==> flow/design.v <==
module ALU (
    input wire [4:0] ALUOp,
    input wire [31:0] A,
    input wire [31:0] B,
    output wire [31:0] Result,
    output wire ALUExp
);
  wire [31:0] add_sub_res;
  wire [31:0] slt_res;
  wire [31:0] sltu_res;
  wire [31:0] and_res;
  wire [31:0] nor_res;
  wire [31:0] or_res;
  wire [31:0] xor_res;
  wire [31:0] sll_res;
  wire [31:0] sr_res;
  wire [31:0] lui_res;
  wire [31:0] mul_res;   
  wire [31:0] andn_res;
  wire [31:0] orn_res;
  wire [63:0] sr64_result;
  wire [63:0] mul64_res;   
  wire [31:0] div_res;   
  wire        add_ovf;
  wire        sub_ovf;
  wire        div_exc;
  wire        add_exc;
  wire        sub_exc;
  wire [31:0] adder_a;
  wire [31:0] adder_b;
  wire        adder_cin;
  wire [31:0] adder_res;
  wire        adder_cout;
  assign adder_a = A;
  assign adder_b = (ALUOp == 5'b00001 | ALUOp == 5'b00010 | ALUOp == 5'b00011) ? ~B : B;
  assign adder_cin = (ALUOp == 5'b00001 | ALUOp == 5'b00010 | ALUOp == 5'b00011) ? 1'b1 : 1'b0;
  assign {adder_cout, adder_res} = adder_a + adder_b + adder_cin;
  assign add_sub_res = adder_res;
  assign add_exc = (adder_a[31] ~^ adder_b[31]) & (adder_a[31] ^ adder_res[31]);
  assign sub_exc = (adder_a[31] ~^ adder_b[31]) & (adder_a[31] ^ adder_res[31]);
  assign add_ovf = add_exc;
  assign sub_ovf = sub_exc;
  assign slt_res = {31'b0, ((A[31] & ~B[31]) | ((A[31] ~^ B[31]) & adder_res[31]))};
  assign sltu_res = {31'b0, ~adder_cout};
  assign and_res = A & B;
  assign or_res = A | B;
  assign andn_res = A & ~B;
  assign orn_res = A | ~B;
  assign nor_res = ~(A | B);
  assign xor_res = A ^ B;
  assign lui_res = B;
  assign sll_res = A << B[4:0];
  assign sr64_result = {{32{(ALUOp == 5'b01010) & A[31]}}, A[31:0]} >> B[4:0];
  assign sr_res = sr64_result[31:0];
  assign mul64_res = A * B;
  assign mul_res = mul64_res[31:0];
  assign div_res = (B == 32'b0) ? 32'b0 : A / B;
  assign div_exc = (B == 32'b0);
  assign Result = ({32{ALUOp == 5'b00000}}   & add_sub_res
                  |{32{ALUOp == 5'b00001}}   & add_sub_res
                  |{32{ALUOp == 5'b00010}}   & slt_res
                  |{32{ALUOp == 5'b00011}}  & sltu_res
                  |{32{ALUOp == 5'b00100}}   & and_res
                  |{32{ALUOp == 5'b00101}}   & nor_res
                  |{32{ALUOp == 5'b00110}}    & or_res
                  |{32{ALUOp == 5'b00111}}   & xor_res
                  |{32{ALUOp == 5'b01000}}   & sll_res
                  |{32{ALUOp == 5'b01001}}   & sr_res
                  |{32{ALUOp == 5'b01010}}   & sr_res
                  |{32{ALUOp == 5'b01011}}   & lui_res
                  |{32{ALUOp == 5'b01100}}  & andn_res
                  |{32{ALUOp == 5'b01101}}   & orn_res
                  |{32{ALUOp == 5'b01110}}   & mul_res
                  |{32{ALUOp == 5'b01111}}   & div_res
                  |{32{ALUOp == 5'b00000}} & 32'b0);
  assign ALUExp = ({1{ALUOp == 5'b00000}}    & add_ovf
                  |{1{ALUOp == 5'b00001}}    & sub_ovf
                  |{1{ALUOp == 5'b01111}}    & div_exc);
endmodule
module alu_unit (
    input  wire        clk,
    input  wire        rst,
    input  wire        in_valid,
    output wire        in_ready,
    input  wire [ 4:0] in_op,
    input  wire [31:0] in_a,
    input  wire [31:0] in_b,
    output reg         out_valid,
    output reg  [31:0] out_result,
    output reg         out_exc
);
  reg        v1;
  reg [ 4:0] op1;
  reg [31:0] a1;
  reg [31:0] b1;
  wire [31:0] alu_res;
  wire        alu_exc;
  assign in_ready = 1'b1;
  ALU u_alu (
      .ALUOp (op1),
      .A     (a1),
      .B     (b1),
      .Result(alu_res),
      .ALUExp(alu_exc)
  );
  always @(posedge clk) begin
    if (rst) begin
      v1        <= 1'b0;
      out_valid <= 1'b0;
    end else begin
      v1        <= in_valid;
      out_valid <= v1;
    end
    op1        <= in_op;
    a1         <= in_a;
    b1         <= in_b;
    out_result <= alu_res;
    out_exc    <= alu_exc;
  end
endmodule
== Tool chain data of alu_unit ==
The steps from the RTL of alu_unit to its reports follow in flow order.
Line numbers count from 1 in the design file above.
Cell names lack the library's common part.
The mark n/a stands for no value.
Design
  top module: alu_unit
  clock: clk
  cell library: sky130hd
  library corner: tt_025C_1v80

== Word level ==
Source: Yosys, flattened and elaborated, memories not mapped. Widths are those after wreduce; folded enables and synchronous resets count as part of the registers. Registers that Yosys merges into a memory's read port (data or address) are not register bits. Print and check cells do not count. Equal cells are merged and count once.
Cells by class
  $add $sub $neg: 2
  $mul: 1
  div/mod/pow operators: 1
  eq/ne operators: 15
  shift-type cells: 2
  muxes and demuxes: 3
  bitwise logic cells: 55
  reductions and logical operators: 2
Operators by type and width (count)
  32-bit by 32-bit divider with 32-bit output: 1
  32-bit by 32-bit multiplier with 32-bit output: 1
  32-bit OR: 17
  32-bit AND: 16
  32-bit by 1-bit AND with 32-bit output: 2
  32-bit NOT: 2
  64-bit by 5-bit >> shifter with 32-bit output: 1
  32-bit two-way mux: 2
  5-bit by 4-bit == test with 1-bit output with constant B: 8
  32-bit by 32-bit adder with 33-bit output: 1
  33-bit by 1-bit adder with 33-bit output: 1
  32-bit XOR: 1
  32-bit by 5-bit << shifter with 32-bit output: 1
  32-bit logical NOT: 1
  5-bit by 3-bit == test with 1-bit output with constant B: 4
  5-bit by 2-bit == test with 1-bit output with constant B: 2
  1-bit AND: 7
  1-bit OR: 5
  5-bit by 1-bit == test with 1-bit output with constant B: 1
  5-bit logical NOT: 1
  1-bit bitwise XNOR: 2
  1-bit NOT: 2
  1-bit XOR: 1
  1-bit two-way mux: 1
Bit counts
  flip-flop bits (word level): 104
  elaborated cells: 88

== Logic depth ==
Depth = most cells in a row (Yosys ltp): at word level without a register or memory, in the mapped netlist without a sequential cell, where the memories' decode and read muxes count.
Logic depth
  word-level depth: 23
  ABC_AREA: 0
  depth in mapped cells: 341
  gate-level depth less buffers: 310

== After synthesis ==
Source: synth_stat.txt of the flow (Yosys; design flattened, memories mapped). It holds for the ABC_AREA given above (unset counts as 0); a run with the other value may have another netlist.
Mapped netlist
  cell count: 7446
  mapped area: 54767.5 um^2
  sequential area: 2082.0 um^2
  flip-flops: 104
  buffer cells: 342
Cell types
  ha_1: count 813, area in all 1.02E+04 um^2
  fa_1: count 409, area in all 8.19E+03 um^2
  nand2_1: count 930, area in all 3.49E+03 um^2
  nor2_1: count 698, area in all 2.62E+03 um^2
  xnor2_1: count 296, area in all 2.59E+03 um^2
  inv_1: count 657, area in all 2.47E+03 um^2
  a21oi_1: count 489, area in all 2.45E+03 um^2
  dfxtp_1: count 104, area in all 2.08E+03 um^2
  o21ai_0: count 386, area in all 1.93E+03 um^2
  xor2_1: count 182, area in all 1.59E+03 um^2
  a21o_1: count 176, area in all 1.32E+03 um^2
  mux2_2: count 92, area in all 1.04E+03 um^2
  o21a_1: count 136, area in all 1.02E+03 um^2
  clkbuf_1: count 269, area in all 1.01E+03 um^2
  nor3_1: count 171, area in all 855.821 um^2
  mux2i_1: count 80, area in all 800.768 um^2
  o211ai_1: count 103, area in all 773.242 um^2
  nand3_1: count 138, area in all 690.662 um^2
Other cell types: 84; their cells: 1317.
By module: a second synthesis without flattening, with its own total; a netlist apart from the flattened one above.
Second synthesis, totals
  cells (unflattened synthesis): 7432
  area (unflattened synthesis): 54213.2 um^2
Rows give one instance, submodules left out.
By module
  ALU: times used 1, cells 7324, area 52107.5 um^2, seq. area 0.0 um^2
  alu_unit: times used 1, cells 108, area 2105.8 um^2, seq. area 2082.0 um^2

== Worst setup path after synthesis ==
Path of least setup slack by OpenSTA after synthesis, without wires, with an ideal clock, recovery checks aside; 20% of the period is set as input and as output delay. Where synthesis merged equal registers, the netlist keeps one of their names.
Timing path post-synthesis
  path kind: reg2reg
  from: reg b1[0]
  to: reg out_result[0]
  period: 64000 ps
  launch time at the first pin: 0 ps
  arrival time: 67936 ps
  required time: 63872 ps
  slack: -4063 ps
  path delay: 68064 ps
  stages on the path: 310
  buffers on the path: 44
  synthesis period reached: 68063 ps
"path delay" = arrival - input delay + setup time.
"stages on the path": output pins that drive a net of the path, with the launching flip-flop's if there is one; two outputs of one cell count as two.
"synthesis period reached" is the clock period less the worst setup slack; recovery checks do not enter. This is arithmetic on one report: input and output delays are still those of the set period (20% each).
On the way, post-synthesis
  path through: dfxtp_1 clkbuf_1 inv_1 clkbuf_1 buf_1 ha_1 nor4b_1 and3_1 a31oi_1 nor2_1 ha_1 o21a_1 o21ai_0 nor4_1 mux2i_1 ha_1 o21ai_0 a211oi_1 [274 not listed] clkbuf_1 nand2_1 o21ai_0 ha_1 a21boi_0 o21a_1 o21a_1 o21a_1 o21ai_0 nand2b_1 a21oi_1 nor2b_1 o21ai_0 a21oi_1 nor2_1 o21ai_0 a21oi_1 o211ai_1
  elaborated cells between the ends (all ways): 50
  classes of those cells: add/sub (2); mul (1); div (1); shift (2); mux (2); logic (41); reduce/logical (1)
RTL lines, path post-synthesis
  from (decl): line 95  | reg [31:0] b1;
  from (assign): line 116  | b1         <= in_b;
  to (assign): line 117  | out_result <= alu_res;
  to (decl): line 89  | output reg  [31:0] out_result,
No chain of elaborated cells between the ends is given.

== Worst path after layout ==
Path of least setup slack in the final report of record 2 (OpenROAD, finished layout, wires in). Where an end is a register, its clock arrival counts in the times.
The path's times are printed in steps of 10 ps; the period is the one set.
Timing path after layout
  path kind: reg2reg
  from: reg b1[25]
  to: reg out_result[0]
  period: 84300 ps
  launch time at the first pin: 460 ps
  arrival time: 75520 ps
  required time: 84660 ps
  slack: 9140 ps
  stages on the path: 298
  buffers on the path: 18
On the way, after layout
  path through: dfxtp_1 buf_4 nor4_2 and3_1 buf_4 a31oi_1 nor2_1 ha_1 o21a_1 o21ai_0 nor4_2 mux2i_2 ha_1 o21a_1 o21ai_0 a2111oi_2 a21oi_1 a31oi_1 [262 not listed] a21o_1 nand2_8 buf_4 mux2_2 ha_1 a21oi_1 nor2b_1 o21ai_0 nand2b_1 a21oi_1 nor2b_1 o21ai_0 nand2b_1 a21oi_1 o311a_1 o21ai_0 a21oi_1 o211ai_1
  elaborated cells between the ends (all ways): 27
  classes of those cells: add/sub (2); div (1); mux (2); logic (21); reduce/logical (1)
RTL lines, path after layout
  from (decl): line 95  | reg [31:0] b1;
  from (assign): line 116  | b1         <= in_b;
  to (assign): line 117  | out_result <= alu_res;
  to (decl): line 89  | output reg  [31:0] out_result,
No chain of elaborated cells between the ends is given.

Lab notebook: alu_unit

Design alu_unit on sky130hd. What follows are 3 stored runs of the flow, each under its own settings; their order means nothing. The constraints put input and output delay at 20% of the set period each and load the outputs with 0.01 pF.
"time of the worst setup path" = time allowed to the worst setup path (clock period - input delay - output delay, where it has them) - its slack; a late launch clock adds to it, a late capture clock takes from it.
By "power" is meant OpenSTA's value without simulated activity: inputs other than the clock are taken to toggle once in ten clock periods, and the tool carries that through the logic.
"time of the worst setup path" is given in steps of 10 ps.

==> record 1: settings <==
{ "CELL_PAD_IN_SITES_DETAIL_PLACEMENT": 2, "CORE_UTILIZATION": 27, "GPL_ROUTABILITY_DRIVEN": 0, "HOLD_SLACK_MARGIN": 0.16, "MAX_ROUTING_LAYER": "met4", "MIN_ROUTING_LAYER": "met2", "period_ns": 64.0, "CAP_MARGIN": 20, "CORE_MARGIN": 2, "SLEW_MARGIN": 20 }
==> record 1: results <==
no results, routing failed with GRT-0116

==> record 2: settings <==
{ "CORE_UTILIZATION": 29, "CTS_CLUSTER_SIZE": 48, "GPL_ROUTABILITY_DRIVEN": 1, "GPL_TIMING_DRIVEN": 1, "PLACE_DENSITY_LB_ADDON": 0.07, "SETUP_SLACK_MARGIN": 5.0, "period_ns": 84.3, "CAP_MARGIN": 20, "CORE_MARGIN": 2, "SLEW_MARGIN": 20 }
==> record 2: results <==
power: 2408 uW
synthesized cell area: 54767.5 um^2
worst setup slack after layout: 9141 ps
area of the die: 192344.0 um^2
sum of negative setup slack: 0 ps
utilization after layout: 0.322
worst-case hold slack: 446 ps
time of the worst setup path: 75160 ps
critical path kind: reg2reg

==> record 3: settings <==
{ "ABC_AREA": 1, "CAP_MARGIN": 5, "CELL_PAD_IN_SITES_GLOBAL_PLACEMENT": 2, "CORE_UTILIZATION": 41, "CTS_CLUSTER_SIZE": 76, "GPL_ROUTABILITY_DRIVEN": 0, "MAX_ROUTING_LAYER": "met5", "PLACE_DENSITY": 0.81, "TNS_END_PERCENT": 50, "period_ns": 37.4, "CORE_MARGIN": 2, "SLEW_MARGIN": 20 }
==> record 3: results <==
power: 4177 uW
synthesized cell area: 56040.0 um^2
worst setup slack after layout: -24494 ps
area of the die: 139655.0 um^2
sum of negative setup slack: -132995 ps
utilization after layout: 0.62
worst-case hold slack: 415 ps
time of the worst setup path: 61890 ps
critical path kind: reg2reg
